==> flow/design.v <==
module top(
    input logic clk,         
    input logic rst,         
    output logic RGB_R,      
    output logic RGB_G,      
    output logic RGB_B       
);
    localparam CLK_FREQ = 12_000_000;  
    localparam PWM_RESOLUTION = 8;   
    localparam PWM_MAX = (1 << PWM_RESOLUTION) - 1;   
    localparam PWM_CYCLES = 256;   
    localparam DEGREES_MAX = 360;
    localparam CYCLES_PER_DEGREE = CLK_FREQ / DEGREES_MAX;   
    typedef enum logic [1:0] {
        STATE_PWM_COUNT,
        STATE_DEGREE_COUNT,
        STATE_HSV_CALC,
        STATE_PWM_OUTPUT
    } state_t;
    logic [PWM_RESOLUTION-1:0] pwm_counter;
    logic [PWM_RESOLUTION-1:0] red_pwm_value, green_pwm_value, blue_pwm_value;
    logic [31:0] degree_counter;
    logic [8:0] current_degree;
    state_t current_state;
    state_t next_state;
    always_ff @(posedge clk) begin
        if (rst) current_state <= STATE_PWM_COUNT;
        else current_state <= next_state;
    end
    always_comb begin  
        case (current_state)
            STATE_PWM_COUNT: begin
                if (degree_counter == CYCLES_PER_DEGREE - 1) begin
                    next_state = STATE_DEGREE_COUNT;
                end else begin
                    next_state = STATE_PWM_COUNT;
                end
            end
            STATE_DEGREE_COUNT: begin
                next_state = STATE_HSV_CALC;
            end
            STATE_HSV_CALC: begin
                next_state = STATE_PWM_OUTPUT;
            end
            STATE_PWM_OUTPUT: begin
                next_state = STATE_PWM_COUNT;
            end
            default: begin
                next_state = STATE_PWM_COUNT;
            end
        endcase
    end
    always_ff @(posedge clk) begin
        if (rst) begin
            pwm_counter <= 0;
            degree_counter <= 0;
            current_degree <= 0;
            red_pwm_value <= 0;
            green_pwm_value <= 0;
            blue_pwm_value <= 0;
        end else
        case (current_state)
            STATE_PWM_COUNT: begin
                pwm_counter <= pwm_counter + 1;                
                if (degree_counter == CYCLES_PER_DEGREE - 1) begin
                    degree_counter <= 0;
                end else begin
                    degree_counter <= degree_counter + 1;
                end
            end
            STATE_DEGREE_COUNT: begin
                if (current_degree == DEGREES_MAX - 1) begin
                    current_degree <= 0;
                end else begin
                    current_degree <= current_degree + 1;
                end
            end
            STATE_HSV_CALC: begin
                if (current_degree < 60) begin
                    red_pwm_value <= PWM_MAX;
                end else if (current_degree < 120) begin
                    red_pwm_value <= PWM_MAX - ((current_degree - 60) * PWM_MAX / 60);
                end else if (current_degree < 240) begin
                    red_pwm_value <= 0;
                end else if (current_degree < 300) begin
                    red_pwm_value <= (current_degree - 240) * PWM_MAX / 60;
                end else begin
                    red_pwm_value <= PWM_MAX;
                end
                if (current_degree < 60) begin
                    green_pwm_value <= current_degree * PWM_MAX / 60;
                end else if (current_degree < 180) begin
                    green_pwm_value <= PWM_MAX;
                end else if (current_degree < 240) begin
                    green_pwm_value <= PWM_MAX - ((current_degree - 180) * PWM_MAX / 60);
                end else begin
                    green_pwm_value <= 0;
                end
                if (current_degree < 120) begin
                    blue_pwm_value <= 0;
                end else if (current_degree < 180) begin
                    blue_pwm_value <= (current_degree - 120) * PWM_MAX / 60;
                end else if (current_degree < 300) begin
                    blue_pwm_value <= PWM_MAX;
                end else begin
                    blue_pwm_value <= PWM_MAX - ((current_degree - 300) * PWM_MAX / 60);
                end
            end
            STATE_PWM_OUTPUT: begin
            end
        endcase
    end
    assign RGB_R = (pwm_counter > red_pwm_value) ? 1'b1 : 1'b0;
    assign RGB_G = (pwm_counter > green_pwm_value) ? 1'b1 : 1'b0;
    assign RGB_B = (pwm_counter > blue_pwm_value) ? 1'b1 : 1'b0;
endmodule
## Tool chain data of top

The steps from the RTL of top to its reports follow in flow order.
Line numbers count from 1 in the design file above.
Cell names lack the library's common part.
Not given: --

| set-up | value |
|---|---|
| top | top |
| clock port | clk |
| cell library | sky130hd |
| corner | tt_025C_1v80 |

## Word level

Source: Yosys, flattened and elaborated, memories not mapped. Widths are those after wreduce; folded enables and synchronous resets count as part of the registers. Registers that Yosys merges into a memory's read port (data or address) are not register bits. Print and check cells do not count. Equal cells are merged and count once.

| word-level totals | value |
|---|---|
| bits in registers | 75 |
| input port bits | 2 |
| output and inout bits | 3 |
| word-level cells | 61 |

| operators by class | value |
|---|---|
| $add $sub $neg | 11 |
| $mul | 6 |
| div/mod/pow operators | 6 |
| magnitude comparators | 8 |
| equal/unequal tests | 5 |
| mux-type cells | 17 |
| reductions and logical operators | 1 |

Operators with widths:

| cell | number |
|---|---|
| 32-bit by 6-bit divider with 32-bit output with constant B | 6 |
| 10-bit by 9-bit multiplier with 19-bit output with constant B | 5 |
| 9-bit by 8-bit multiplier with 17-bit output with constant B | 1 |
| 8-bit two-way mux | 10 |
| 32-bit by 1-bit adder with 32-bit output with constant B | 1 |
| 32-bit by 16-bit == test with 1-bit output with constant B | 1 |
| 32-bit two-way mux | 1 |
| 8-bit subtractor with constant A | 3 |
| 8-bit greater-than comparator | 3 |
| 9-bit by 8-bit subtractor with 10-bit output with constant B | 2 |
| 9-bit by 8-bit < comparator with 1-bit output with constant B | 2 |
| 9-bit by 6-bit subtractor with 10-bit output with constant B | 1 |
| 9-bit by 7-bit subtractor with 10-bit output with constant B | 1 |
| 9-bit by 9-bit subtractor with 10-bit output with constant B | 1 |
| 9-bit by 1-bit adder with 9-bit output with constant B | 1 |
| 9-bit by 6-bit < comparator with 1-bit output with constant B | 1 |
| 9-bit by 7-bit < comparator with 1-bit output with constant B | 1 |
| 9-bit < comparator with constant B | 1 |
| 9-bit == test with constant B | 1 |
| 9-bit two-way mux | 1 |
| 8-bit by 1-bit adder with 8-bit output with constant B | 1 |
| 2-bit case mux with 4-bit select | 1 |
| 2-bit == test with constant B | 2 |
| 1-bit two-way mux | 4 |
| 2-bit by 1-bit == test with 1-bit output with constant B | 1 |
| 2-bit logical NOT | 1 |

## Longest topological paths

Depth = most cells in a row (Yosys ltp): at word level without a register or memory, in the mapped netlist without a sequential cell, where the memories' decode and read muxes count.

| logic depth | value |
|---|---|
| depth after elaboration | 7 |
| ABC_AREA | 0 |
| mapped depth | 45 |
| mapped depth without buffers | 42 |

## Mapped cells and area

The flow's flattened synthesis, as Yosys stat reports it; memories are mapped. The netlist is that of the ABC_AREA named above (0 if unset); the other value can give another one.

| synthesis totals | value |
|---|---|
| cell count | 2413 |
| cell area after synthesis | 19702.6 um^2 |
| area of sequential cells | 1541.5 um^2 |
| flip-flops | 77 |
| buffers | 66 |

Cell types:

| cell | number | area in all (um^2) |
|---|---|---|
| fa_1 | 226 | 4.52E+03 |
| ha_1 | 235 | 2940.32 |
| inv_1 | 459 | 1.72E+03 |
| dfxtp_1 | 77 | 1.54E+03 |
| xnor2_1 | 101 | 884.598 |
| a21oi_1 | 132 | 660.634 |
| nor2_1 | 165 | 619.344 |
| nand2_1 | 138 | 517.997 |
| xor2_1 | 59 | 516.746 |
| o21ai_0 | 95 | 475.456 |
| a211oi_1 | 55 | 412.896 |
| a21o_1 | 46 | 345.331 |
| o211ai_1 | 42 | 315.302 |
| nand3_1 | 48 | 240.23 |
| mux2i_1 | 23 | 230.221 |
| and3_1 | 30 | 187.68 |
| nand2b_1 | 30 | 187.68 |
| clkbuf_1 | 49 | 183.926 |

Other cell types: 90; their cells: 403.

## Timing after synthesis

Source: OpenSTA report_checks on the synthesized netlist (no wires, ideal clock, input and output delay 20% of the period each), path of least setup slack; recovery checks are left aside. Register names are those of the netlist, which keeps one name where synthesis merged equal registers.

| path post-synthesis | value |
|---|---|
| path type | register to register |
| start | reg current_degree[4] |
| end | reg blue_pwm_value[0] |
| clock period | 14.0 ns |
| library setup time | 0.117 ns |
| time at the first pin | 0.000 ns |
| arrival | 11.573 ns |
| required time | 13.883 ns |
| slack | 2.310 ns |
| path delay | 11.690 ns |
| driving pins on the path | 40 |
| path buffers | 1 |
| period reached after synthesis | 11.69 ns |

"path delay" = arrival - input delay + setup time.
"driving pins on the path": output pins that drive a net of the path, with the launching flip-flop's if there is one; two outputs of one cell count as two.
"period reached after synthesis" is the clock period less the worst setup slack; recovery checks do not enter. This is arithmetic on one report: input and output delays are still those of the set period (20% each).
The rows between start and end are the longest chain of elaborated cells between them; the timing report does not say that the signal goes this way. Where chains are equally long, one stands for them.
Each line given opens the expression or statement behind the cell; cells for indexed reads and writes are added by Yosys, which also makes memories of some case tables.
A register here has more assigning lines than the two given.

| between the ends, post-synthesis | value |
|---|---|
| cell sequence | dfxtp_1 -> buf_1 -> inv_1 -> ha_1 -> a21oi_1 -> o21ai_1 -> xnor2_1 -> fa_1 -> fa_1 -> fa_1 -> fa_1 -> inv_1 -> ha_1 -> o21a_1 -> a2111oi_1 -> o21bai_1 -> a21oi_1 -> o21ai_0 -> [4 not listed] -> a21o_1 -> o211a_4 -> o211a_1 -> or3_4 -> a2111oi_4 -> inv_2 -> o21ai_2 -> mux2i_1 -> nand4_1 -> a21oi_4 -> mux2i_2 -> nor4bb_1 -> o21ai_2 -> mux2_2 -> a2bb2oi_1 -> o31ai_2 -> mux2i_1 -> a32o_1 |
| length of the longest elaborated chain | 7 |

RTL lines, path post-synthesis:

| what | RTL line | text |
|---|---|---|
| start, declared | 23 | `logic [8:0] current_degree;` |
| start, assigned | 57 | `current_degree <= 0;` |
| start, assigned | 75 | `current_degree <= current_degree + 1;` |
| 9-bit by 9-bit subtractor with 10-bit output | 106 | `blue_pwm_value <= PWM_MAX - ((current_degree - 300) * PWM_MAX / 60);` |
| 10-bit by 9-bit multiplier with 19-bit output | 106 |  |
| 32-bit by 6-bit divider with 32-bit output | 106 |  |
| 8-bit subtractor | 106 |  |
| 8-bit two-way mux | 103 | `end else if (current_degree < 300) begin` |
| 8-bit two-way mux | 101 | `end else if (current_degree < 180) begin` |
| 8-bit two-way mux | 99 | `if (current_degree < 120) begin` |
| end, assigned | 102 | `blue_pwm_value <= (current_degree - 120) * PWM_MAX / 60;` |
| end, assigned | 106 |  |
| end, declared | 21 | `logic [PWM_RESOLUTION-1:0] red_pwm_value, green_pwm_value, blue_pwm_value;` |

## Worst path after layout

From the final timing report of flow run A: the path of least setup slack in the routed layout; clock arrival at registers is part of the times.

| path post-layout | value |
|---|---|
| path type | register to register |
| start | reg current_degree[3] |
| end | reg red_pwm_value[1] |
| clock period | 13.3 ns |
| library setup time | 0.13 ns |
| time at the first pin | 0.37 ns |
| arrival | 12.17 ns |
| required time | 13.53 ns |
| slack | 1.36 ns |
| driving pins on the path | 42 |
| path buffers | 3 |

The rows between start and end are the longest chain of elaborated cells between them; the timing report does not say that the signal goes this way. Where chains are equally long, one stands for them.
A register here has more assigning lines than the two given.

| between the ends, post-layout | value |
|---|---|
| cell sequence | dfxtp_1 -> buf_4 -> ha_1 -> a21oi_1 -> o21ai_1 -> a21oi_4 -> buf_4 -> ha_1 -> xnor2_1 -> inv_1 -> fa_1 -> fa_1 -> fa_1 -> ha_1 -> nor3_1 -> o211ai_1 -> and3_1 -> a21oi_1 -> [6 not listed] -> o211a_4 -> o211a_1 -> or3_4 -> a2111oi_4 -> buf_4 -> inv_2 -> o21ai_2 -> mux2i_1 -> nand4_1 -> a21oi_4 -> mux2i_4 -> and3_4 -> mux2_4 -> mux2_2 -> a41oi_2 -> a211oi_1 -> a211oi_1 -> nor3_1 |
| length of the longest elaborated chain | 7 |

RTL lines, path post-layout:

| what | RTL line | text |
|---|---|---|
| start, declared | 23 | `logic [8:0] current_degree;` |
| start, assigned | 57 | `current_degree <= 0;` |
| start, assigned | 75 | `current_degree <= current_degree + 1;` |
| 9-bit by 8-bit subtractor with 10-bit output | 86 | `red_pwm_value <= (current_degree - 240) * PWM_MAX / 60;` |
| 10-bit by 9-bit multiplier with 19-bit output | 86 |  |
| 32-bit by 6-bit divider with 32-bit output | 86 |  |
| 8-bit two-way mux | 85 | `end else if (current_degree < 300) begin` |
| 8-bit two-way mux | 83 | `end else if (current_degree < 240) begin` |
| 8-bit two-way mux | 81 | `end else if (current_degree < 120) begin` |
| 8-bit two-way mux | 79 | `if (current_degree < 60) begin` |
| end, assigned | 82 | `red_pwm_value <= PWM_MAX - ((current_degree - 60) * PWM_MAX / 60);` |
| end, assigned | 86 |  |
| end, declared | 21 | `logic [PWM_RESOLUTION-1:0] red_pwm_value, green_pwm_value, blue_pwm_value;` |

Ticket comment

Record of 4 stored runs of the RTL-to-layout flow on top, platform sky130hd. The runs are unordered. Constraints: input delay and output delay 20% of the set period each, output load 0.01 pF.
By "clock period reached" is meant the clock period of the run minus its worst setup slack. This is arithmetic on one report: input and output delays are still those of the set period (20% each).
"critical path time" means the part of the period allowed to the worst setup path (the constraints hold back 20% at inputs and 20% at outputs) less its slack; where the path has registers, the arrival times of their clocks count too.
"total power after layout" rests on the timing tool's default activity at the inputs, not on a simulated workload.

#### Flow run A

| setting | value |
|---|---|
| CORE_ASPECT_RATIO | `1.46` |
| CORE_UTILIZATION | `40` |
| SETUP_SLACK_MARGIN | `0.97` |
| period_ns | `13.3` |
| CAP_MARGIN | `20` |
| CORE_MARGIN | `2` |
| SLEW_MARGIN | `20` |

| result | value |
|---|---|
| setup slack of the worst path | 1.360 ns |
| mapped cell area after synthesis | 19702.6 um^2 |
| smallest hold slack | 0.415 ns |
| total die area | 51079.5 um^2 |
| standard-cell area of the final layout | 21444.3 um^2 |
| critical path time | 11.94 ns |
| type of the worst setup path | register to register |
| total power after layout | 526.8 µW |
| clock period reached | 11.940 ns |

#### Flow run B

| setting | value |
|---|---|
| CORE_UTILIZATION | `40` |
| period_ns | `13.3` |
| CAP_MARGIN | `20` |
| CORE_MARGIN | `2` |
| SLEW_MARGIN | `20` |

| result | value |
|---|---|
| setup slack of the worst path | 0.820 ns |
| mapped cell area after synthesis | 19702.6 um^2 |
| smallest hold slack | 0.415 ns |
| total die area | 51048.9 um^2 |
| standard-cell area of the final layout | 20978.9 um^2 |
| critical path time | 12.48 ns |
| type of the worst setup path | register to register |
| total power after layout | 504.3 µW |
| clock period reached | 12.480 ns |

#### Flow run C

| setting | value |
|---|---|
| CORE_ASPECT_RATIO | `0.58` |
| CORE_UTILIZATION | `60` |
| CTS_CLUSTER_SIZE | `68` |
| GPL_TIMING_DRIVEN | `0` |
| HOLD_SLACK_MARGIN | `0.15` |
| MAX_ROUTING_LAYER | `met5` |
| PLACE_DENSITY_LB_ADDON | `0.16` |
| TNS_END_PERCENT | `65` |
| period_ns | `9.82` |
| CAP_MARGIN | `20` |
| CORE_MARGIN | `2` |
| SLEW_MARGIN | `20` |

| result | value |
|---|---|
| setup slack of the worst path | -1.760 ns |
| mapped cell area after synthesis | 19702.6 um^2 |
| smallest hold slack | 0.421 ns |
| total die area | 34356.7 um^2 |
| standard-cell area of the final layout | 23734.0 um^2 |
| critical path time | 11.58 ns |
| type of the worst setup path | register to register |
| total power after layout | 684.7 µW |
| clock period reached | 11.580 ns |

#### Flow run D

| setting | value |
|---|---|
| ABC_AREA | `1` |
| CAP_MARGIN | `40` |
| CELL_PAD_IN_SITES_DETAIL_PLACEMENT | `2` |
| CORE_UTILIZATION | `26` |
| MAX_ROUTING_LAYER | `met5` |
| MIN_ROUTING_LAYER | `met1` |
| PLACE_DENSITY | `0.62` |
| period_ns | `10.2` |
| CORE_MARGIN | `2` |
| SLEW_MARGIN | `20` |

| result | value |
|---|---|
| setup slack of the worst path | -5.422 ns |
| mapped cell area after synthesis | 19575.0 um^2 |
| smallest hold slack | 0.451 ns |
| total die area | 77498.2 um^2 |
| standard-cell area of the final layout | 25776.0 um^2 |
| critical path time | 15.62 ns |
| type of the worst setup path | register to register |
| total power after layout | 701 µW |
| clock period reached | 15.622 ns |
